==> flow/design.v <==
module mult16_top (
  input         clk,
  input  [15:0] a,
  input  [15:0] b,
  output [31:0] p
);
  reg  [15:0] a_r, b_r;
  reg  [31:0] p_r;
  wire [31:0] o;
  multiplier_16bit u_mul (.a(a_r), .b(b_r), .o(o));
  always @(posedge clk) begin
    a_r <= a;
    b_r <= b;
    p_r <= o;
  end
  assign p = p_r;
endmodule

module ha(input a, b, output sum, cout);
  assign {cout, sum} = a + b;
endmodule
module fa(input a, b, cin, output sum, cout);
  assign {cout, sum} = a + b + cin;
endmodule
module multiplier_16bit(input [15:0] a, b, output [31:0] o);
  wire [254:0] c;
  wire [209:0] s;
  assign o[0] = a[0] & b[0];
  ha ha1(.a(a[1]&b[0]), .b(a[0]&b[1]), .sum(o[1]), .cout(c[0]));
  ha ha2(.a(a[2]&b[0]), .b(a[1]&b[1]), .sum(s[0]), .cout(c[1]));
  ha ha3(.a(a[3]&b[0]), .b(a[2]&b[1]), .sum(s[1]), .cout(c[2]));
  ha ha4(.a(a[4]&b[0]), .b(a[3]&b[1]), .sum(s[2]), .cout(c[3]));
  ha ha5(.a(a[5]&b[0]), .b(a[4]&b[1]), .sum(s[3]), .cout(c[4]));
  ha ha6(.a(a[6]&b[0]), .b(a[5]&b[1]), .sum(s[4]), .cout(c[5]));
  ha ha7(.a(a[7]&b[0]), .b(a[6]&b[1]), .sum(s[5]), .cout(c[6]));
  ha ha8(.a(a[8]&b[0]), .b(a[7]&b[1]), .sum(s[6]), .cout(c[7]));
  ha ha9(.a(a[9]&b[0]), .b(a[8]&b[1]), .sum(s[7]), .cout(c[8]));
  ha ha10(.a(a[10]&b[0]), .b(a[9]&b[1]), .sum(s[8]), .cout(c[9]));
  ha ha11(.a(a[11]&b[0]), .b(a[10]&b[1]), .sum(s[9]), .cout(c[10]));
  ha ha12(.a(a[12]&b[0]), .b(a[11]&b[1]), .sum(s[10]), .cout(c[11]));
  ha ha13(.a(a[13]&b[0]), .b(a[12]&b[1]), .sum(s[11]), .cout(c[12]));
  ha ha14(.a(a[14]&b[0]), .b(a[13]&b[1]), .sum(s[12]), .cout(c[13]));
  ha ha15(.a(a[15]&b[0]), .b(a[14]&b[1]), .sum(s[13]), .cout(c[14]));
  fa fa1(.a(a[0]&b[2]), .b(s[0]), .cin(c[0]), .sum(o[2]), .cout(c[15]));
  fa fa2(.a(a[1]&b[2]), .b(s[1]), .cin(c[1]), .sum(s[14]), .cout(c[16]));
  fa fa3(.a(a[2]&b[2]), .b(s[2]), .cin(c[2]), .sum(s[15]), .cout(c[17]));
  fa fa4(.a(a[3]&b[2]), .b(s[3]), .cin(c[3]), .sum(s[16]), .cout(c[18]));
  fa fa5(.a(a[4]&b[2]), .b(s[4]), .cin(c[4]), .sum(s[17]), .cout(c[19]));
  fa fa6(.a(a[5]&b[2]), .b(s[5]), .cin(c[5]), .sum(s[18]), .cout(c[20]));
  fa fa7(.a(a[6]&b[2]), .b(s[6]), .cin(c[6]), .sum(s[19]), .cout(c[21]));
  fa fa8(.a(a[7]&b[2]), .b(s[7]), .cin(c[7]), .sum(s[20]), .cout(c[22]));
  fa fa9(.a(a[8]&b[2]), .b(s[8]), .cin(c[8]), .sum(s[21]), .cout(c[23]));
  fa fa10(.a(a[9]&b[2]), .b(s[9]), .cin(c[9]), .sum(s[22]), .cout(c[24]));
  fa fa11(.a(a[10]&b[2]), .b(s[10]), .cin(c[10]), .sum(s[23]), .cout(c[25]));
  fa fa12(.a(a[11]&b[2]), .b(s[11]), .cin(c[11]), .sum(s[24]), .cout(c[26]));
  fa fa13(.a(a[12]&b[2]), .b(s[12]), .cin(c[12]), .sum(s[25]), .cout(c[27]));
  fa fa14(.a(a[13]&b[2]), .b(s[13]), .cin(c[13]), .sum(s[26]), .cout(c[28]));
  fa fa15(.a(a[14]&b[2]), .b(a[15]&b[1]), .cin(c[14]), .sum(s[27]), .cout(c[29]));
  fa fa16(.a(a[0]&b[3]), .b(s[14]), .cin(c[15]), .sum(o[3]), .cout(c[30]));
  fa fa17(.a(a[1]&b[3]), .b(s[15]), .cin(c[16]), .sum(s[28]), .cout(c[31]));
  fa fa18(.a(a[2]&b[3]), .b(s[16]), .cin(c[17]), .sum(s[29]), .cout(c[32]));
  fa fa19(.a(a[3]&b[3]), .b(s[17]), .cin(c[18]), .sum(s[30]), .cout(c[33]));
  fa fa20(.a(a[4]&b[3]), .b(s[18]), .cin(c[19]), .sum(s[31]), .cout(c[34]));
  fa fa21(.a(a[5]&b[3]), .b(s[19]), .cin(c[20]), .sum(s[32]), .cout(c[35]));
  fa fa22(.a(a[6]&b[3]), .b(s[20]), .cin(c[21]), .sum(s[33]), .cout(c[36]));
  fa fa23(.a(a[7]&b[3]), .b(s[21]), .cin(c[22]), .sum(s[34]), .cout(c[37]));
  fa fa24(.a(a[8]&b[3]), .b(s[22]), .cin(c[23]), .sum(s[35]), .cout(c[38]));
  fa fa25(.a(a[9]&b[3]), .b(s[23]), .cin(c[24]), .sum(s[36]), .cout(c[39]));
  fa fa26(.a(a[10]&b[3]), .b(s[24]), .cin(c[25]), .sum(s[37]), .cout(c[40]));
  fa fa27(.a(a[11]&b[3]), .b(s[25]), .cin(c[26]), .sum(s[38]), .cout(c[41]));
  fa fa28(.a(a[12]&b[3]), .b(s[26]), .cin(c[27]), .sum(s[39]), .cout(c[42]));
  fa fa29(.a(a[13]&b[3]), .b(s[27]), .cin(c[28]), .sum(s[40]), .cout(c[43]));
  fa fa30(.a(a[14]&b[3]), .b(a[15]&b[2]), .cin(c[29]), .sum(s[41]), .cout(c[44]));
  fa fa31(.a(a[0]&b[4]), .b(s[28]), .cin(c[30]), .sum(o[4]), .cout(c[45]));
  fa fa32(.a(a[1]&b[4]), .b(s[29]), .cin(c[31]), .sum(s[42]), .cout(c[46]));
  fa fa33(.a(a[2]&b[4]), .b(s[30]), .cin(c[32]), .sum(s[43]), .cout(c[47]));
  fa fa34(.a(a[3]&b[4]), .b(s[31]), .cin(c[33]), .sum(s[44]), .cout(c[48]));
  fa fa35(.a(a[4]&b[4]), .b(s[32]), .cin(c[34]), .sum(s[45]), .cout(c[49]));
  fa fa36(.a(a[5]&b[4]), .b(s[33]), .cin(c[35]), .sum(s[46]), .cout(c[50]));
  fa fa37(.a(a[6]&b[4]), .b(s[34]), .cin(c[36]), .sum(s[47]), .cout(c[51]));
  fa fa38(.a(a[7]&b[4]), .b(s[35]), .cin(c[37]), .sum(s[48]), .cout(c[52]));
  fa fa39(.a(a[8]&b[4]), .b(s[36]), .cin(c[38]), .sum(s[49]), .cout(c[53]));
  fa fa40(.a(a[9]&b[4]), .b(s[37]), .cin(c[39]), .sum(s[50]), .cout(c[54]));
  fa fa41(.a(a[10]&b[4]), .b(s[38]), .cin(c[40]), .sum(s[51]), .cout(c[55]));
  fa fa42(.a(a[11]&b[4]), .b(s[39]), .cin(c[41]), .sum(s[52]), .cout(c[56]));
  fa fa43(.a(a[12]&b[4]), .b(s[40]), .cin(c[42]), .sum(s[53]), .cout(c[57]));
  fa fa44(.a(a[13]&b[4]), .b(s[41]), .cin(c[43]), .sum(s[54]), .cout(c[58]));
  fa fa45(.a(a[14]&b[4]), .b(a[15]&b[3]), .cin(c[44]), .sum(s[55]), .cout(c[59]));
  fa fa46(.a(a[0]&b[5]), .b(s[42]), .cin(c[45]), .sum(o[5]), .cout(c[60]));
  fa fa47(.a(a[1]&b[5]), .b(s[43]), .cin(c[46]), .sum(s[56]), .cout(c[61]));
  fa fa48(.a(a[2]&b[5]), .b(s[44]), .cin(c[47]), .sum(s[57]), .cout(c[62]));
  fa fa49(.a(a[3]&b[5]), .b(s[45]), .cin(c[48]), .sum(s[58]), .cout(c[63]));
  fa fa50(.a(a[4]&b[5]), .b(s[46]), .cin(c[49]), .sum(s[59]), .cout(c[64]));
  fa fa51(.a(a[5]&b[5]), .b(s[47]), .cin(c[50]), .sum(s[60]), .cout(c[65]));
  fa fa52(.a(a[6]&b[5]), .b(s[48]), .cin(c[51]), .sum(s[61]), .cout(c[66]));
  fa fa53(.a(a[7]&b[5]), .b(s[49]), .cin(c[52]), .sum(s[62]), .cout(c[67]));
  fa fa54(.a(a[8]&b[5]), .b(s[50]), .cin(c[53]), .sum(s[63]), .cout(c[68]));
  fa fa55(.a(a[9]&b[5]), .b(s[51]), .cin(c[54]), .sum(s[64]), .cout(c[69]));
  fa fa56(.a(a[10]&b[5]), .b(s[52]), .cin(c[55]), .sum(s[65]), .cout(c[70]));
  fa fa57(.a(a[11]&b[5]), .b(s[53]), .cin(c[56]), .sum(s[66]), .cout(c[71]));
  fa fa58(.a(a[12]&b[5]), .b(s[54]), .cin(c[57]), .sum(s[67]), .cout(c[72]));
  fa fa59(.a(a[13]&b[5]), .b(s[55]), .cin(c[58]), .sum(s[68]), .cout(c[73]));
  fa fa60(.a(a[14]&b[5]), .b(a[15]&b[4]), .cin(c[59]), .sum(s[69]), .cout(c[74]));
  fa fa61(.a(a[0]&b[6]), .b(s[56]), .cin(c[60]), .sum(o[6]), .cout(c[75]));
  fa fa62(.a(a[1]&b[6]), .b(s[57]), .cin(c[61]), .sum(s[70]), .cout(c[76]));
  fa fa63(.a(a[2]&b[6]), .b(s[58]), .cin(c[62]), .sum(s[71]), .cout(c[77]));
  fa fa64(.a(a[3]&b[6]), .b(s[59]), .cin(c[63]), .sum(s[72]), .cout(c[78]));
  fa fa65(.a(a[4]&b[6]), .b(s[60]), .cin(c[64]), .sum(s[73]), .cout(c[79]));
  fa fa66(.a(a[5]&b[6]), .b(s[61]), .cin(c[65]), .sum(s[74]), .cout(c[80]));
  fa fa67(.a(a[6]&b[6]), .b(s[62]), .cin(c[66]), .sum(s[75]), .cout(c[81]));
  fa fa68(.a(a[7]&b[6]), .b(s[63]), .cin(c[67]), .sum(s[76]), .cout(c[82]));
  fa fa69(.a(a[8]&b[6]), .b(s[64]), .cin(c[68]), .sum(s[77]), .cout(c[83]));
  fa fa70(.a(a[9]&b[6]), .b(s[65]), .cin(c[69]), .sum(s[78]), .cout(c[84]));
  fa fa71(.a(a[10]&b[6]), .b(s[66]), .cin(c[70]), .sum(s[79]), .cout(c[85]));
  fa fa72(.a(a[11]&b[6]), .b(s[67]), .cin(c[71]), .sum(s[80]), .cout(c[86]));
  fa fa73(.a(a[12]&b[6]), .b(s[68]), .cin(c[72]), .sum(s[81]), .cout(c[87]));
  fa fa74(.a(a[13]&b[6]), .b(s[69]), .cin(c[73]), .sum(s[82]), .cout(c[88]));
  fa fa75(.a(a[14]&b[6]), .b(a[15]&b[5]), .cin(c[74]), .sum(s[83]), .cout(c[89]));
  fa fa76(.a(a[0]&b[7]), .b(s[70]), .cin(c[75]), .sum(o[7]), .cout(c[90]));
  fa fa77(.a(a[1]&b[7]), .b(s[71]), .cin(c[76]), .sum(s[84]), .cout(c[91]));
  fa fa78(.a(a[2]&b[7]), .b(s[72]), .cin(c[77]), .sum(s[85]), .cout(c[92]));
  fa fa79(.a(a[3]&b[7]), .b(s[73]), .cin(c[78]), .sum(s[86]), .cout(c[93]));
  fa fa80(.a(a[4]&b[7]), .b(s[74]), .cin(c[79]), .sum(s[87]), .cout(c[94]));
  fa fa81(.a(a[5]&b[7]), .b(s[75]), .cin(c[80]), .sum(s[88]), .cout(c[95]));
  fa fa82(.a(a[6]&b[7]), .b(s[76]), .cin(c[81]), .sum(s[89]), .cout(c[96]));
  fa fa83(.a(a[7]&b[7]), .b(s[77]), .cin(c[82]), .sum(s[90]), .cout(c[97]));
  fa fa84(.a(a[8]&b[7]), .b(s[78]), .cin(c[83]), .sum(s[91]), .cout(c[98]));
  fa fa85(.a(a[9]&b[7]), .b(s[79]), .cin(c[84]), .sum(s[92]), .cout(c[99]));
  fa fa86(.a(a[10]&b[7]), .b(s[80]), .cin(c[85]), .sum(s[93]), .cout(c[100]));
  fa fa87(.a(a[11]&b[7]), .b(s[81]), .cin(c[86]), .sum(s[94]), .cout(c[101]));
  fa fa88(.a(a[12]&b[7]), .b(s[82]), .cin(c[87]), .sum(s[95]), .cout(c[102]));
  fa fa89(.a(a[13]&b[7]), .b(s[83]), .cin(c[88]), .sum(s[96]), .cout(c[103]));
  fa fa90(.a(a[14]&b[7]), .b(a[15]&b[6]), .cin(c[89]), .sum(s[97]), .cout(c[104]));
  fa fa91(.a(a[0]&b[8]), .b(s[84]), .cin(c[90]), .sum(o[8]), .cout(c[105]));
  fa fa92(.a(a[1]&b[8]), .b(s[85]), .cin(c[91]), .sum(s[98]), .cout(c[106]));
  fa fa93(.a(a[2]&b[8]), .b(s[86]), .cin(c[92]), .sum(s[99]), .cout(c[107]));
  fa fa94(.a(a[3]&b[8]), .b(s[87]), .cin(c[93]), .sum(s[100]), .cout(c[108]));
  fa fa95(.a(a[4]&b[8]), .b(s[88]), .cin(c[94]), .sum(s[101]), .cout(c[109]));
  fa fa96(.a(a[5]&b[8]), .b(s[89]), .cin(c[95]), .sum(s[102]), .cout(c[110]));
  fa fa97(.a(a[6]&b[8]), .b(s[90]), .cin(c[96]), .sum(s[103]), .cout(c[111]));
  fa fa98(.a(a[7]&b[8]), .b(s[91]), .cin(c[97]), .sum(s[104]), .cout(c[112]));
  fa fa99(.a(a[8]&b[8]), .b(s[92]), .cin(c[98]), .sum(s[105]), .cout(c[113]));
  fa fa100(.a(a[9]&b[8]), .b(s[93]), .cin(c[99]), .sum(s[106]), .cout(c[114]));
  fa fa101(.a(a[10]&b[8]), .b(s[94]), .cin(c[100]), .sum(s[107]), .cout(c[115]));
  fa fa102(.a(a[11]&b[8]), .b(s[95]), .cin(c[101]), .sum(s[108]), .cout(c[116]));
  fa fa103(.a(a[12]&b[8]), .b(s[96]), .cin(c[102]), .sum(s[109]), .cout(c[117]));
  fa fa104(.a(a[13]&b[8]), .b(s[97]), .cin(c[103]), .sum(s[110]), .cout(c[118]));
  fa fa105(.a(a[14]&b[8]), .b(a[15]&b[7]), .cin(c[104]), .sum(s[111]), .cout(c[119]));
  fa fa106(.a(a[0]&b[9]), .b(s[98]), .cin(c[105]), .sum(o[9]), .cout(c[120]));
  fa fa107(.a(a[1]&b[9]), .b(s[99]), .cin(c[106]), .sum(s[112]), .cout(c[121]));
  fa fa108(.a(a[2]&b[9]), .b(s[100]), .cin(c[107]), .sum(s[113]), .cout(c[122]));
  fa fa109(.a(a[3]&b[9]), .b(s[101]), .cin(c[108]), .sum(s[114]), .cout(c[123]));
  fa fa110(.a(a[4]&b[9]), .b(s[102]), .cin(c[109]), .sum(s[115]), .cout(c[124]));
  fa fa111(.a(a[5]&b[9]), .b(s[103]), .cin(c[110]), .sum(s[116]), .cout(c[125]));
  fa fa112(.a(a[6]&b[9]), .b(s[104]), .cin(c[111]), .sum(s[117]), .cout(c[126]));
  fa fa113(.a(a[7]&b[9]), .b(s[105]), .cin(c[112]), .sum(s[118]), .cout(c[127]));
  fa fa114(.a(a[8]&b[9]), .b(s[106]), .cin(c[113]), .sum(s[119]), .cout(c[128]));
  fa fa115(.a(a[9]&b[9]), .b(s[107]), .cin(c[114]), .sum(s[120]), .cout(c[129]));
  fa fa116(.a(a[10]&b[9]), .b(s[108]), .cin(c[115]), .sum(s[121]), .cout(c[130]));
  fa fa117(.a(a[11]&b[9]), .b(s[109]), .cin(c[116]), .sum(s[122]), .cout(c[131]));
  fa fa118(.a(a[12]&b[9]), .b(s[110]), .cin(c[117]), .sum(s[123]), .cout(c[132]));
  fa fa119(.a(a[13]&b[9]), .b(s[111]), .cin(c[118]), .sum(s[124]), .cout(c[133]));
  fa fa120(.a(a[14]&b[9]), .b(a[15]&b[8]), .cin(c[119]), .sum(s[125]), .cout(c[134]));
  fa fa121(.a(a[0]&b[10]), .b(s[112]), .cin(c[120]), .sum(o[10]), .cout(c[135]));
  fa fa122(.a(a[1]&b[10]), .b(s[113]), .cin(c[121]), .sum(s[126]), .cout(c[136]));
  fa fa123(.a(a[2]&b[10]), .b(s[114]), .cin(c[122]), .sum(s[127]), .cout(c[137]));
  fa fa124(.a(a[3]&b[10]), .b(s[115]), .cin(c[123]), .sum(s[128]), .cout(c[138]));
  fa fa125(.a(a[4]&b[10]), .b(s[116]), .cin(c[124]), .sum(s[129]), .cout(c[139]));
  fa fa126(.a(a[5]&b[10]), .b(s[117]), .cin(c[125]), .sum(s[130]), .cout(c[140]));
  fa fa127(.a(a[6]&b[10]), .b(s[118]), .cin(c[126]), .sum(s[131]), .cout(c[141]));
  fa fa128(.a(a[7]&b[10]), .b(s[119]), .cin(c[127]), .sum(s[132]), .cout(c[142]));
  fa fa129(.a(a[8]&b[10]), .b(s[120]), .cin(c[128]), .sum(s[133]), .cout(c[143]));
  fa fa130(.a(a[9]&b[10]), .b(s[121]), .cin(c[129]), .sum(s[134]), .cout(c[144]));
  fa fa131(.a(a[10]&b[10]), .b(s[122]), .cin(c[130]), .sum(s[135]), .cout(c[145]));
  fa fa132(.a(a[11]&b[10]), .b(s[123]), .cin(c[131]), .sum(s[136]), .cout(c[146]));
  fa fa133(.a(a[12]&b[10]), .b(s[124]), .cin(c[132]), .sum(s[137]), .cout(c[147]));
  fa fa134(.a(a[13]&b[10]), .b(s[125]), .cin(c[133]), .sum(s[138]), .cout(c[148]));
  fa fa135(.a(a[14]&b[10]), .b(a[15]&b[9]), .cin(c[134]), .sum(s[139]), .cout(c[149]));
  fa fa136(.a(a[0]&b[11]), .b(s[126]), .cin(c[135]), .sum(o[11]), .cout(c[150]));
  fa fa137(.a(a[1]&b[11]), .b(s[127]), .cin(c[136]), .sum(s[140]), .cout(c[151]));
  fa fa138(.a(a[2]&b[11]), .b(s[128]), .cin(c[137]), .sum(s[141]), .cout(c[152]));
  fa fa139(.a(a[3]&b[11]), .b(s[129]), .cin(c[138]), .sum(s[142]), .cout(c[153]));
  fa fa140(.a(a[4]&b[11]), .b(s[130]), .cin(c[139]), .sum(s[143]), .cout(c[154]));
  fa fa141(.a(a[5]&b[11]), .b(s[131]), .cin(c[140]), .sum(s[144]), .cout(c[155]));
  fa fa142(.a(a[6]&b[11]), .b(s[132]), .cin(c[141]), .sum(s[145]), .cout(c[156]));
  fa fa143(.a(a[7]&b[11]), .b(s[133]), .cin(c[142]), .sum(s[146]), .cout(c[157]));
  fa fa144(.a(a[8]&b[11]), .b(s[134]), .cin(c[143]), .sum(s[147]), .cout(c[158]));
  fa fa145(.a(a[9]&b[11]), .b(s[135]), .cin(c[144]), .sum(s[148]), .cout(c[159]));
  fa fa146(.a(a[10]&b[11]), .b(s[136]), .cin(c[145]), .sum(s[149]), .cout(c[160]));
  fa fa147(.a(a[11]&b[11]), .b(s[137]), .cin(c[146]), .sum(s[150]), .cout(c[161]));
  fa fa148(.a(a[12]&b[11]), .b(s[138]), .cin(c[147]), .sum(s[151]), .cout(c[162]));
  fa fa149(.a(a[13]&b[11]), .b(s[139]), .cin(c[148]), .sum(s[152]), .cout(c[163]));
  fa fa150(.a(a[14]&b[11]), .b(a[15]&b[10]), .cin(c[149]), .sum(s[153]), .cout(c[164]));
  fa fa151(.a(a[0]&b[12]), .b(s[140]), .cin(c[150]), .sum(o[12]), .cout(c[165]));
  fa fa152(.a(a[1]&b[12]), .b(s[141]), .cin(c[151]), .sum(s[154]), .cout(c[166]));
  fa fa153(.a(a[2]&b[12]), .b(s[142]), .cin(c[152]), .sum(s[155]), .cout(c[167]));
  fa fa154(.a(a[3]&b[12]), .b(s[143]), .cin(c[153]), .sum(s[156]), .cout(c[168]));
  fa fa155(.a(a[4]&b[12]), .b(s[144]), .cin(c[154]), .sum(s[157]), .cout(c[169]));
  fa fa156(.a(a[5]&b[12]), .b(s[145]), .cin(c[155]), .sum(s[158]), .cout(c[170]));
  fa fa157(.a(a[6]&b[12]), .b(s[146]), .cin(c[156]), .sum(s[159]), .cout(c[171]));
  fa fa158(.a(a[7]&b[12]), .b(s[147]), .cin(c[157]), .sum(s[160]), .cout(c[172]));
  fa fa159(.a(a[8]&b[12]), .b(s[148]), .cin(c[158]), .sum(s[161]), .cout(c[173]));
  fa fa160(.a(a[9]&b[12]), .b(s[149]), .cin(c[159]), .sum(s[162]), .cout(c[174]));
  fa fa161(.a(a[10]&b[12]), .b(s[150]), .cin(c[160]), .sum(s[163]), .cout(c[175]));
  fa fa162(.a(a[11]&b[12]), .b(s[151]), .cin(c[161]), .sum(s[164]), .cout(c[176]));
  fa fa163(.a(a[12]&b[12]), .b(s[152]), .cin(c[162]), .sum(s[165]), .cout(c[177]));
  fa fa164(.a(a[13]&b[12]), .b(s[153]), .cin(c[163]), .sum(s[166]), .cout(c[178]));
  fa fa165(.a(a[14]&b[12]), .b(a[15]&b[11]), .cin(c[164]), .sum(s[167]), .cout(c[179]));
  fa fa166(.a(a[0]&b[13]), .b(s[154]), .cin(c[165]), .sum(o[13]), .cout(c[180]));
  fa fa167(.a(a[1]&b[13]), .b(s[155]), .cin(c[166]), .sum(s[168]), .cout(c[181]));
  fa fa168(.a(a[2]&b[13]), .b(s[156]), .cin(c[167]), .sum(s[169]), .cout(c[182]));
  fa fa169(.a(a[3]&b[13]), .b(s[157]), .cin(c[168]), .sum(s[170]), .cout(c[183]));
  fa fa170(.a(a[4]&b[13]), .b(s[158]), .cin(c[169]), .sum(s[171]), .cout(c[184]));
  fa fa171(.a(a[5]&b[13]), .b(s[159]), .cin(c[170]), .sum(s[172]), .cout(c[185]));
  fa fa172(.a(a[6]&b[13]), .b(s[160]), .cin(c[171]), .sum(s[173]), .cout(c[186]));
  fa fa173(.a(a[7]&b[13]), .b(s[161]), .cin(c[172]), .sum(s[174]), .cout(c[187]));
  fa fa174(.a(a[8]&b[13]), .b(s[162]), .cin(c[173]), .sum(s[175]), .cout(c[188]));
  fa fa175(.a(a[9]&b[13]), .b(s[163]), .cin(c[174]), .sum(s[176]), .cout(c[189]));
  fa fa176(.a(a[10]&b[13]), .b(s[164]), .cin(c[175]), .sum(s[177]), .cout(c[190]));
  fa fa177(.a(a[11]&b[13]), .b(s[165]), .cin(c[176]), .sum(s[178]), .cout(c[191]));
  fa fa178(.a(a[12]&b[13]), .b(s[166]), .cin(c[177]), .sum(s[179]), .cout(c[192]));
  fa fa179(.a(a[13]&b[13]), .b(s[167]), .cin(c[178]), .sum(s[180]), .cout(c[193]));
  fa fa180(.a(a[14]&b[13]), .b(a[15]&b[12]), .cin(c[179]), .sum(s[181]), .cout(c[194]));
  fa fa181(.a(a[0]&b[14]), .b(s[168]), .cin(c[180]), .sum(o[14]), .cout(c[195]));
  fa fa182(.a(a[1]&b[14]), .b(s[169]), .cin(c[181]), .sum(s[182]), .cout(c[196]));
  fa fa183(.a(a[2]&b[14]), .b(s[170]), .cin(c[182]), .sum(s[183]), .cout(c[197]));
  fa fa184(.a(a[3]&b[14]), .b(s[171]), .cin(c[183]), .sum(s[184]), .cout(c[198]));
  fa fa185(.a(a[4]&b[14]), .b(s[172]), .cin(c[184]), .sum(s[185]), .cout(c[199]));
  fa fa186(.a(a[5]&b[14]), .b(s[173]), .cin(c[185]), .sum(s[186]), .cout(c[200]));
  fa fa187(.a(a[6]&b[14]), .b(s[174]), .cin(c[186]), .sum(s[187]), .cout(c[201]));
  fa fa188(.a(a[7]&b[14]), .b(s[175]), .cin(c[187]), .sum(s[188]), .cout(c[202]));
  fa fa189(.a(a[8]&b[14]), .b(s[176]), .cin(c[188]), .sum(s[189]), .cout(c[203]));
  fa fa190(.a(a[9]&b[14]), .b(s[177]), .cin(c[189]), .sum(s[190]), .cout(c[204]));
  fa fa191(.a(a[10]&b[14]), .b(s[178]), .cin(c[190]), .sum(s[191]), .cout(c[205]));
  fa fa192(.a(a[11]&b[14]), .b(s[179]), .cin(c[191]), .sum(s[192]), .cout(c[206]));
  fa fa193(.a(a[12]&b[14]), .b(s[180]), .cin(c[192]), .sum(s[193]), .cout(c[207]));
  fa fa194(.a(a[13]&b[14]), .b(s[181]), .cin(c[193]), .sum(s[194]), .cout(c[208]));
  fa fa195(.a(a[14]&b[14]), .b(a[15]&b[13]), .cin(c[194]), .sum(s[195]), .cout(c[209]));
  fa fa196(.a(a[0]&b[15]), .b(s[182]), .cin(c[195]), .sum(o[15]), .cout(c[210]));
  fa fa197(.a(a[1]&b[15]), .b(s[183]), .cin(c[196]), .sum(s[196]), .cout(c[211]));
  fa fa198(.a(a[2]&b[15]), .b(s[184]), .cin(c[197]), .sum(s[197]), .cout(c[212]));
  fa fa199(.a(a[3]&b[15]), .b(s[185]), .cin(c[198]), .sum(s[198]), .cout(c[213]));
  fa fa200(.a(a[4]&b[15]), .b(s[186]), .cin(c[199]), .sum(s[199]), .cout(c[214]));
  fa fa201(.a(a[5]&b[15]), .b(s[187]), .cin(c[200]), .sum(s[200]), .cout(c[215]));
  fa fa202(.a(a[6]&b[15]), .b(s[188]), .cin(c[201]), .sum(s[201]), .cout(c[216]));
  fa fa203(.a(a[7]&b[15]), .b(s[189]), .cin(c[202]), .sum(s[202]), .cout(c[217]));
  fa fa204(.a(a[8]&b[15]), .b(s[190]), .cin(c[203]), .sum(s[203]), .cout(c[218]));
  fa fa205(.a(a[9]&b[15]), .b(s[191]), .cin(c[204]), .sum(s[204]), .cout(c[219]));
  fa fa206(.a(a[10]&b[15]), .b(s[192]), .cin(c[205]), .sum(s[205]), .cout(c[220]));
  fa fa207(.a(a[11]&b[15]), .b(s[193]), .cin(c[206]), .sum(s[206]), .cout(c[221]));
  fa fa208(.a(a[12]&b[15]), .b(s[194]), .cin(c[207]), .sum(s[207]), .cout(c[222]));
  fa fa209(.a(a[13]&b[15]), .b(s[195]), .cin(c[208]), .sum(s[208]), .cout(c[223]));
  fa fa210(.a(a[14]&b[15]), .b(a[15]&b[14]), .cin(c[209]), .sum(s[209]), .cout(c[224]));
  ha ha16(.a(c[210]), .b(s[196]), .sum(o[16]), .cout(c[225]));
  fa fa211(.a(c[211]), .b(s[197]), .cin(c[225]), .sum(o[17]), .cout(c[226]));
  fa fa212(.a(c[212]), .b(s[198]), .cin(c[226]), .sum(o[18]), .cout(c[227]));
  fa fa213(.a(c[213]), .b(s[199]), .cin(c[227]), .sum(o[19]), .cout(c[228]));
  fa fa214(.a(c[214]), .b(s[200]), .cin(c[228]), .sum(o[20]), .cout(c[229]));
  fa fa215(.a(c[215]), .b(s[201]), .cin(c[229]), .sum(o[21]), .cout(c[230]));
  fa fa216(.a(c[216]), .b(s[202]), .cin(c[230]), .sum(o[22]), .cout(c[231]));
  fa fa217(.a(c[217]), .b(s[203]), .cin(c[231]), .sum(o[23]), .cout(c[232]));
  fa fa218(.a(c[218]), .b(s[204]), .cin(c[232]), .sum(o[24]), .cout(c[233]));
  fa fa219(.a(c[219]), .b(s[205]), .cin(c[233]), .sum(o[25]), .cout(c[234]));
  fa fa220(.a(c[220]), .b(s[206]), .cin(c[234]), .sum(o[26]), .cout(c[235]));
  fa fa221(.a(c[221]), .b(s[207]), .cin(c[235]), .sum(o[27]), .cout(c[236]));
  fa fa222(.a(c[222]), .b(s[208]), .cin(c[236]), .sum(o[28]), .cout(c[237]));
  fa fa223(.a(c[223]), .b(s[209]), .cin(c[237]), .sum(o[29]), .cout(c[238]));
  fa fa224(.a(c[224]), .b(a[15]&b[15]), .cin(c[238]), .sum(o[30]), .cout(o[31]));
endmodule
--- tool output ---
From RTL to reports: mult16_top
Module mult16_top before and after one edit of its RTL, step after step.
"before" refers to lines of the RTL above, "after" to lines of the edited file.
"delta" is "after" less "before", of the values as shown; "rel_change_pct" is that difference over "before", in percent.
Operators: Yosys type, input widths -> output width; for muxes data width and select width s.
Cell names lack the library's common part.
{"block": "design", "design": "mult16_top", "clock_port": "clk", "cell_library": "sky130hd", "corner": "tt_025C_1v80"}

The edit
The edit as a unified diff against the file above.
This change comes from a script, not from a designer. The edited design behaves differently; no optimisation was intended.
begin of diff
@@ -16,5 +16,4 @@
   assign p = p_r;
 endmodule
-
 module ha(input a, b, output sum, cout);
   assign {cout, sum} = a + b;
@@ -33,5 +32,5 @@
   ha ha5(.a(a[5]&b[0]), .b(a[4]&b[1]), .sum(s[3]), .cout(c[4]));
   ha ha6(.a(a[6]&b[0]), .b(a[5]&b[1]), .sum(s[4]), .cout(c[5]));
-  ha ha7(.a(a[7]&b[0]), .b(a[6]&b[1]), .sum(s[5]), .cout(c[6]));
+  ha ha7(.a(a[7]&b[0]), .b(a[6]|b[1]), .sum(s[5]), .cout(c[6]));
   ha ha8(.a(a[8]&b[0]), .b(a[7]&b[1]), .sum(s[6]), .cout(c[7]));
   ha ha9(.a(a[9]&b[0]), .b(a[8]&b[1]), .sum(s[7]), .cout(c[8]));
end of diff

Elaborated design
Yosys after proc, flatten, opt, wreduce and memory -nomap, before mapping. Enables and synchronous resets that opt folds into registers are not counted as muxes. Memory bits, and registers merged into a memory's read port (data or address), are not among the register bits. Print and check cells are not counted. Equal cells are merged and count once.
{"block": "classes", "item": "n_addsub", "before": 464, "after": 464, "delta": 0, "rel_change_pct": 0.00}
{"block": "classes", "item": "bitwise", "before": 256, "after": 256, "delta": 0, "rel_change_pct": 0.00}
{"block": "ops", "op": "$and 1x1->1", "before": 256, "after": 255, "delta": -1, "rel_change_pct": -0.39}
{"block": "ops", "op": "$or 1x1->1", "before": 0, "after": 1, "delta": 1}
{"block": "ops", "op": "$add 1x1->2", "before": 240, "after": 240, "delta": 0, "rel_change_pct": 0.00}
{"block": "ops", "op": "$add 2x1->2", "before": 224, "after": 224, "delta": 0, "rel_change_pct": 0.00}
{"block": "word_totals", "item": "output_inout_bits", "before": 32, "after": 32, "delta": 0, "rel_change_pct": 0.00}
{"block": "word_totals", "item": "wordCells", "before": 723, "after": 723, "delta": 0, "rel_change_pct": 0.00}
{"block": "word_totals", "item": "reg_bits", "before": 64, "after": 64, "delta": 0, "rel_change_pct": 0.00}

Logic depth
Yosys ltp: most cells in a row. Word level: on the elaborated netlist, between registers, memories and ports. Mapped: between sequential cells and ports; inverters and the memories' decode and read muxes count.
{"block": "logic_depth", "item": "ltp_word", "before": 45, "after": 45, "delta": 0, "rel_change_pct": 0.00}
{"block": "logic_depth", "item": "abc_area", "before": "0", "after": "0"}
{"block": "logic_depth", "item": "depth_mapped", "before": 38, "after": 38, "delta": 0, "rel_change_pct": 0.00}

After synthesis
The flow's flattened synthesis, as Yosys stat reports it; memories are mapped. The netlist is that of the ABC_AREA named above (0 if unset); the other value can give another one.
{"block": "types", "type": "and2_2", "before": 11, "after": 0, "delta": -11, "rel_change_pct": -100.00}
{"block": "types", "type": "and2_1", "before": 27, "after": 37, "delta": 10, "rel_change_pct": 37.04}
{"block": "types", "type": "buf_6", "before": 29, "after": 22, "delta": -7, "rel_change_pct": -24.14}
{"block": "types", "type": "buf_4", "before": 3, "after": 10, "delta": 7, "rel_change_pct": 233.33}
{"block": "types", "type": "buf_2", "before": 11, "after": 10, "delta": -1, "rel_change_pct": -9.09}
{"block": "types", "type": "clkbuf_2", "before": 0, "after": 1, "delta": 1}
{"block": "types", "type": "or2_1", "before": 0, "after": 1, "delta": 1}
{"block": "types", "type": "fa_1", "before": 224, "after": 224, "delta": 0, "rel_change_pct": 0.00}
{"block": "types", "type": "nand2_1", "before": 218, "after": 218, "delta": 0, "rel_change_pct": 0.00}
{"block": "types", "type": "inv_1", "before": 71, "after": 71, "delta": 0, "rel_change_pct": 0.00}
{"block": "types", "type": "dfxtp_1", "before": 64, "after": 64, "delta": 0, "rel_change_pct": 0.00}
{"block": "types", "type": "ha_1", "before": 16, "after": 16, "delta": 0, "rel_change_pct": 0.00}
{"block": "synth_totals", "item": "mapped_cells", "before": 674, "after": 674, "delta": 0, "rel_change_pct": 0.00}
{"block": "synth_totals", "item": "seq_area_mm2", "before": 0.0012812, "after": 0.0012812, "delta": 0.0000000, "rel_change_pct": 0.00}
{"block": "synth_totals", "item": "ffs", "before": 64, "after": 64, "delta": 0, "rel_change_pct": 0.00}
{"block": "synth_totals", "item": "synth_area_mm2", "before": 0.0077061, "after": 0.0076661, "delta": -0.0000400, "rel_change_pct": -0.52}
By module: a second synthesis without flattening, with its own total; a netlist apart from the flattened one above.
{"block": "hier_totals", "item": "hier_cells", "before": 592, "after": 592, "delta": 0, "rel_change_pct": 0.00}
{"block": "hier_totals", "item": "hier_area_mm2", "before": 0.0078563, "after": 0.0078713, "delta": 0.0000150, "rel_change_pct": 0.19}
Each row is one instance without its submodules.
{"block": "by_module_before", "module": "fa", "instances": 224, "cells": 1, "mod_area_mm2": 0.00002}
{"block": "by_module_before", "module": "multiplier_16bit", "instances": 1, "cells": 288, "mod_area_mm2": 0.0018906}
{"block": "by_module_before", "module": "mult16_top", "instances": 1, "cells": 64, "mod_area_mm2": 0.0012812}
{"block": "by_module_before", "module": "ha", "instances": 16, "cells": 1, "mod_area_mm2": 0.0000125}
{"block": "by_module_after", "module": "fa", "instances": 224, "cells": 1, "mod_area_mm2": 0.00002}
{"block": "by_module_after", "module": "multiplier_16bit", "instances": 1, "cells": 288, "mod_area_mm2": 0.0019056}
{"block": "by_module_after", "module": "mult16_top", "instances": 1, "cells": 64, "mod_area_mm2": 0.0012812}
{"block": "by_module_after", "module": "ha", "instances": 16, "cells": 1, "mod_area_mm2": 0.0000125}

Path before layout
OpenSTA on the mapped netlist: ideal clock, no wires. The path of least setup slack (recovery checks aside). Input and output delay are each 20% of the period. Register names are those of the netlist, which keeps one name where synthesis merged equal registers.
{"block": "synth_timing", "item": "path_type", "before": "register -> register", "after": "register -> register"}
{"block": "synth_timing", "item": "start", "before": "register b_r[0]", "after": "register b_r[0]"}
{"block": "synth_timing", "item": "end", "before": "register p_r[30]", "after": "register p_r[30]"}
{"block": "synth_timing", "item": "setup_slack_ps", "before": 1461, "after": 1461, "delta": 0}
{"block": "synth_timing", "item": "t_required_ps", "before": 14869, "after": 14869, "delta": 0, "rel_change_pct": 0.00}
{"block": "synth_timing", "item": "t_arrival_ps", "before": 13408, "after": 13408, "delta": 0, "rel_change_pct": 0.00}
{"block": "synth_timing", "item": "n_path_buf", "before": 1, "after": 1, "delta": 0, "rel_change_pct": 0.00}
{"block": "synth_timing", "item": "tclk_ps", "before": 15000, "after": 15000, "delta": 0, "rel_change_pct": 0.00}
{"block": "synth_timing", "item": "launch_ps", "before": 0, "after": 0, "delta": 0}
{"block": "synth_timing", "item": "path_delay_ps", "before": 13539, "after": 13539, "delta": 0, "rel_change_pct": 0.00}
{"block": "synth_timing", "item": "path_stages", "before": 37, "after": 37, "delta": 0, "rel_change_pct": 0.00}
{"block": "synth_timing", "item": "setup_time_ps", "before": 131, "after": 131, "delta": 0}
{"block": "synth_timing", "item": "period_less_setup_slack_ps", "before": 13539, "after": 13539, "delta": 0, "rel_change_pct": 0.00}
"path_delay_ps" = arrival - input delay + setup time.
"path_stages": output pins that drive a net of the path, with the launching flip-flop's if there is one; two outputs of one cell count as two.
"period_less_setup_slack_ps" is the clock period less the worst setup slack; recovery checks do not enter. This is arithmetic on one report: input and output delays are still those of the set period (20% each).
Between the ends stands the longest chain of elaborated cells between them, by number of cells; it is not shown to be the way that was timed. Of several equally long chains one is given.
A line is the first line of the expression or statement that the cell stems from. Yosys adds cells for indexed reads and writes and turns some case tables into memories.
{"block": "synth_via_before", "cell_sequence": "dfxtp_1 buf_6 and2_1 ha_1 fa_1 inv_1 fa_1 fa_1 fa_1 fa_1 fa_1 fa_1 fa_1 fa_1 fa_1 fa_1 fa_1 fa_1 inv_1 fa_1 ha_1 fa_1 fa_1 fa_1 fa_1 fa_1 fa_1 fa_1 fa_1 fa_1 fa_1 fa_1 inv_1 fa_1 fa_1 inv_1 fa_1", "elab_chain_len": 45, "cone_cells": 465, "cone_lines": 17, "classes_between": "add/sub (450); logic (15)"}
{"block": "synth_lines_before", "item": "from (decl)", "line": 7, "rtl": "reg  [15:0] a_r, b_r;"}
{"block": "synth_lines_before", "item": "from (assign)", "line": 13, "rtl": "b_r <= b;"}
{"block": "synth_lines_before", "item": "$and 1x1->1", "line": 43, "rtl": "ha ha15(.a(a[15]&b[0]), .b(a[14]&b[1]), .sum(s[13]), .cout(c[14]));"}
{"block": "synth_lines_before", "item": "$add 1x1->2", "line": 20, "rtl": "assign {cout, sum} = a + b;"}
{"block": "synth_lines_before", "item": "$add 1x1->2", "line": 23, "rtl": "assign {cout, sum} = a + b + cin;"}
{"block": "synth_lines_before", "item": "$add 2x1->2", "line": 23}
{"block": "synth_lines_before", "item": "$add 1x1->2", "line": 23}
{"block": "synth_lines_before", "item": "$add 2x1->2", "line": 23}
{"block": "synth_lines_before", "item": "$add 1x1->2", "line": 23}
{"block": "synth_lines_before", "item": "[... 18 more ...]"}
{"block": "synth_lines_before", "item": "$add 2x1->2", "line": 23}
{"block": "synth_lines_before", "item": "$add 1x1->2", "line": 23}
{"block": "synth_lines_before", "item": "$add 2x1->2", "line": 23}
{"block": "synth_lines_before", "item": "$add 1x1->2", "line": 23}
{"block": "synth_lines_before", "item": "$add 2x1->2", "line": 23}
{"block": "synth_lines_before", "item": "$add 1x1->2", "line": 20}
{"block": "synth_lines_before", "item": "$add 2x1->2 x14", "line": 23}
{"block": "synth_lines_before", "item": "to (assign)", "line": 14, "rtl": "p_r <= o;"}
{"block": "synth_lines_before", "item": "to (decl)", "line": 8, "rtl": "reg  [31:0] p_r;"}
{"block": "synth_via_after", "cell_sequence": "dfxtp_1 buf_6 and2_1 ha_1 fa_1 inv_1 fa_1 fa_1 fa_1 fa_1 fa_1 fa_1 fa_1 fa_1 fa_1 fa_1 fa_1 fa_1 inv_1 fa_1 ha_1 fa_1 fa_1 fa_1 fa_1 fa_1 fa_1 fa_1 fa_1 fa_1 fa_1 fa_1 inv_1 fa_1 fa_1 inv_1 fa_1", "elab_chain_len": 45, "cone_cells": 465, "cone_lines": 17, "classes_between": "add/sub (450); logic (15)"}
{"block": "synth_lines_after", "item": "from (decl)", "line": 7, "rtl": "reg  [15:0] a_r, b_r;"}
{"block": "synth_lines_after", "item": "from (assign)", "line": 13, "rtl": "b_r <= b;"}
{"block": "synth_lines_after", "item": "$and 1x1->1", "line": 42, "rtl": "ha ha15(.a(a[15]&b[0]), .b(a[14]&b[1]), .sum(s[13]), .cout(c[14]));"}
{"block": "synth_lines_after", "item": "$add 1x1->2", "line": 19, "rtl": "assign {cout, sum} = a + b;"}
{"block": "synth_lines_after", "item": "$add 1x1->2", "line": 22, "rtl": "assign {cout, sum} = a + b + cin;"}
{"block": "synth_lines_after", "item": "$add 2x1->2", "line": 22}
{"block": "synth_lines_after", "item": "$add 1x1->2", "line": 22}
{"block": "synth_lines_after", "item": "$add 2x1->2", "line": 22}
{"block": "synth_lines_after", "item": "$add 1x1->2", "line": 22}
{"block": "synth_lines_after", "item": "[... 18 more ...]"}
{"block": "synth_lines_after", "item": "$add 2x1->2", "line": 22}
{"block": "synth_lines_after", "item": "$add 1x1->2", "line": 22}
{"block": "synth_lines_after", "item": "$add 2x1->2", "line": 22}
{"block": "synth_lines_after", "item": "$add 1x1->2", "line": 22}
{"block": "synth_lines_after", "item": "$add 2x1->2", "line": 22}
{"block": "synth_lines_after", "item": "$add 1x1->2", "line": 19}
{"block": "synth_lines_after", "item": "$add 2x1->2 x14", "line": 22}
{"block": "synth_lines_after", "item": "to (assign)", "line": 14, "rtl": "p_r <= o;"}
{"block": "synth_lines_after", "item": "to (decl)", "line": 8, "rtl": "reg  [31:0] p_r;"}

Worst path after layout
Path of least setup slack in the final report of each run of pair A (OpenROAD, finished layout, wires in). Where an end is a register, its clock arrival counts in the times.
The path's times are printed in steps of 10 ps; the period is the one set.
{"block": "layout_timing", "item": "path_type", "before": "register -> register", "after": "register -> register"}
{"block": "layout_timing", "item": "start", "before": "register b_r[0]", "after": "register b_r[0]"}
{"block": "layout_timing", "item": "end", "before": "register p_r[30]", "after": "register p_r[30]"}
{"block": "layout_timing", "item": "path_stages", "before": 36, "after": 36, "delta": 0, "rel_change_pct": 0.00}
{"block": "layout_timing", "item": "tclk_ps", "before": 14200, "after": 14200, "delta": 0, "rel_change_pct": 0.00}
{"block": "layout_timing", "item": "setup_slack_ps", "before": 520, "after": 520, "delta": 0}
{"block": "layout_timing", "item": "launch_ps", "before": 340, "after": 340, "delta": 0, "rel_change_pct": 0.00}
{"block": "layout_timing", "item": "n_path_buf", "before": 0, "after": 0, "delta": 0}
{"block": "layout_timing", "item": "t_required_ps", "before": 14420, "after": 14430, "delta": 10, "rel_change_pct": 0.07}
{"block": "layout_timing", "item": "t_arrival_ps", "before": 13910, "after": 13910, "delta": 0, "rel_change_pct": 0.00}
{"block": "layout_timing", "item": "setup_time_ps", "before": 120, "after": 120, "delta": 0}
Between the ends stands the longest chain of elaborated cells between them, by number of cells; it is not shown to be the way that was timed. Of several equally long chains one is given.
{"block": "layout_via_before", "cell_sequence": "dfxtp_4 and2_1 ha_1 inv_1 fa_1 fa_1 fa_1 fa_1 fa_1 fa_1 fa_1 fa_1 fa_1 fa_1 fa_1 fa_1 fa_1 inv_1 fa_1 ha_1 fa_1 fa_1 fa_1 fa_2 fa_1 fa_1 fa_2 fa_1 fa_1 fa_1 fa_1 inv_1 fa_1 fa_1 inv_1 fa_1", "elab_chain_len": 45, "cone_cells": 465, "cone_lines": 17, "classes_between": "add/sub (450); logic (15)"}
{"block": "layout_lines_before", "item": "from (decl)", "line": 7, "rtl": "reg  [15:0] a_r, b_r;"}
{"block": "layout_lines_before", "item": "from (assign)", "line": 13, "rtl": "b_r <= b;"}
{"block": "layout_lines_before", "item": "$and 1x1->1", "line": 43, "rtl": "ha ha15(.a(a[15]&b[0]), .b(a[14]&b[1]), .sum(s[13]), .cout(c[14]));"}
{"block": "layout_lines_before", "item": "$add 1x1->2", "line": 20, "rtl": "assign {cout, sum} = a + b;"}
{"block": "layout_lines_before", "item": "$add 1x1->2", "line": 23, "rtl": "assign {cout, sum} = a + b + cin;"}
{"block": "layout_lines_before", "item": "$add 2x1->2", "line": 23}
{"block": "layout_lines_before", "item": "$add 1x1->2", "line": 23}
{"block": "layout_lines_before", "item": "$add 2x1->2", "line": 23}
{"block": "layout_lines_before", "item": "$add 1x1->2", "line": 23}
{"block": "layout_lines_before", "item": "[... 18 more ...]"}
{"block": "layout_lines_before", "item": "$add 2x1->2", "line": 23}
{"block": "layout_lines_before", "item": "$add 1x1->2", "line": 23}
{"block": "layout_lines_before", "item": "$add 2x1->2", "line": 23}
{"block": "layout_lines_before", "item": "$add 1x1->2", "line": 23}
{"block": "layout_lines_before", "item": "$add 2x1->2", "line": 23}
{"block": "layout_lines_before", "item": "$add 1x1->2", "line": 20}
{"block": "layout_lines_before", "item": "$add 2x1->2 x14", "line": 23}
{"block": "layout_lines_before", "item": "to (assign)", "line": 14, "rtl": "p_r <= o;"}
{"block": "layout_lines_before", "item": "to (decl)", "line": 8, "rtl": "reg  [31:0] p_r;"}
{"block": "layout_via_after", "cell_sequence": "dfxtp_4 and2_1 ha_1 inv_1 fa_1 fa_1 fa_1 fa_1 fa_1 fa_1 fa_1 fa_1 fa_1 fa_1 fa_1 fa_1 fa_1 inv_1 fa_1 ha_1 fa_1 fa_1 fa_1 fa_1 fa_1 fa_1 fa_1 fa_1 fa_2 fa_2 fa_1 inv_1 fa_1 fa_1 inv_1 fa_1", "elab_chain_len": 45, "cone_cells": 465, "cone_lines": 17, "classes_between": "add/sub (450); logic (15)"}
{"block": "layout_lines_after", "item": "from (decl)", "line": 7, "rtl": "reg  [15:0] a_r, b_r;"}
{"block": "layout_lines_after", "item": "from (assign)", "line": 13, "rtl": "b_r <= b;"}
{"block": "layout_lines_after", "item": "$and 1x1->1", "line": 42, "rtl": "ha ha15(.a(a[15]&b[0]), .b(a[14]&b[1]), .sum(s[13]), .cout(c[14]));"}
{"block": "layout_lines_after", "item": "$add 1x1->2", "line": 19, "rtl": "assign {cout, sum} = a + b;"}
{"block": "layout_lines_after", "item": "$add 1x1->2", "line": 22, "rtl": "assign {cout, sum} = a + b + cin;"}
{"block": "layout_lines_after", "item": "$add 2x1->2", "line": 22}
{"block": "layout_lines_after", "item": "$add 1x1->2", "line": 22}
{"block": "layout_lines_after", "item": "$add 2x1->2", "line": 22}
{"block": "layout_lines_after", "item": "$add 1x1->2", "line": 22}
{"block": "layout_lines_after", "item": "[... 18 more ...]"}
{"block": "layout_lines_after", "item": "$add 2x1->2", "line": 22}
{"block": "layout_lines_after", "item": "$add 1x1->2", "line": 22}
{"block": "layout_lines_after", "item": "$add 2x1->2", "line": 22}
{"block": "layout_lines_after", "item": "$add 1x1->2", "line": 22}
{"block": "layout_lines_after", "item": "$add 2x1->2", "line": 22}
{"block": "layout_lines_after", "item": "$add 1x1->2", "line": 19}
{"block": "layout_lines_after", "item": "$add 2x1->2 x14", "line": 22}
{"block": "layout_lines_after", "item": "to (assign)", "line": 14, "rtl": "p_r <= o;"}
{"block": "layout_lines_after", "item": "to (decl)", "line": 8, "rtl": "reg  [31:0] p_r;"}

Flow runs
Runs of the flow (Yosys, OpenROAD) on both versions; the two runs of a pair have the same settings. The constraints put input and output delay at 20% of the set period each and load the outputs with 0.01 pF.
{"block": "flow_settings_pair_A", "CORE_UTILIZATION": 40, "period_ns": 14.2, "CAP_MARGIN": 20, "CORE_MARGIN": 2, "SLEW_MARGIN": 20}
{"block": "results_pair_A", "item": "clock_period_reached_ps", "before": 13683, "after": 13679, "delta": -4, "rel_change_pct": -0.03}
{"block": "results_pair_A", "item": "timing.setup.ws_ps", "before": 517, "after": 521, "delta": 4}
{"block": "results_pair_A", "item": "setupTns_ps", "before": 0, "after": 0, "delta": 0}
{"block": "results_pair_A", "item": "die_area_mm2", "before": 0.0203918, "after": 0.0202892, "delta": -0.0001026, "rel_change_pct": -0.50}
{"block": "results_pair_A", "item": "layout_stdcell_area_mm2", "before": 0.0086821, "after": 0.0086408, "delta": -0.0000413, "rel_change_pct": -0.48}
{"block": "results_pair_A", "item": "post_route_util_frac", "before": 0.461, "after": 0.46, "delta": -0.001}
{"block": "results_pair_A", "item": "fin_hold_ws_ps", "before": 575, "after": 585, "delta": 10}
{"block": "results_pair_A", "item": "post_synth_area_mm2", "before": 0.0077061, "after": 0.0076661, "delta": -0.0000400, "rel_change_pct": -0.52}
{"block": "flow_settings_pair_B", "CELL_PAD_IN_SITES_GLOBAL_PLACEMENT": 2, "CORE_ASPECT_RATIO": 0.94, "CORE_UTILIZATION": 58, "CTS_CLUSTER_SIZE": 70, "GPL_ROUTABILITY_DRIVEN": 0, "GPL_TIMING_DRIVEN": 1, "MIN_ROUTING_LAYER": "met1", "PLACE_DENSITY_LB_ADDON": 0.1, "SETUP_SLACK_MARGIN": 1.96, "SLEW_MARGIN": 40, "TNS_END_PERCENT": 65, "period_ns": 17.0, "CAP_MARGIN": 20, "CORE_MARGIN": 2}
{"block": "results_pair_B", "item": "clock_period_reached_ps", "before": 14014, "after": 13975, "delta": -39, "rel_change_pct": -0.28}
{"block": "results_pair_B", "item": "timing.setup.ws_ps", "before": 2986, "after": 3025, "delta": 39}
{"block": "results_pair_B", "item": "setupTns_ps", "before": 0, "after": 0, "delta": 0}
{"block": "results_pair_B", "item": "die_area_mm2", "before": 0.0142251, "after": 0.0141537, "delta": -0.0000714, "rel_change_pct": -0.50}
{"block": "results_pair_B", "item": "layout_stdcell_area_mm2", "before": 0.0084494, "after": 0.0084581, "delta": 0.0000087, "rel_change_pct": 0.10}
{"block": "results_pair_B", "item": "post_route_util_frac", "before": 0.657, "after": 0.658, "delta": 0.001}
{"block": "results_pair_B", "item": "fin_hold_ws_ps", "before": 714, "after": 699, "delta": -15}
{"block": "results_pair_B", "item": "post_synth_area_mm2", "before": 0.0077061, "after": 0.0076661, "delta": -0.0000400, "rel_change_pct": -0.52}
"clock_period_reached_ps": clock period set for the run, less the worst setup slack. It is reckoned from that one timing run; input and output delays stay at 20% of the period that was set.
--- end ---
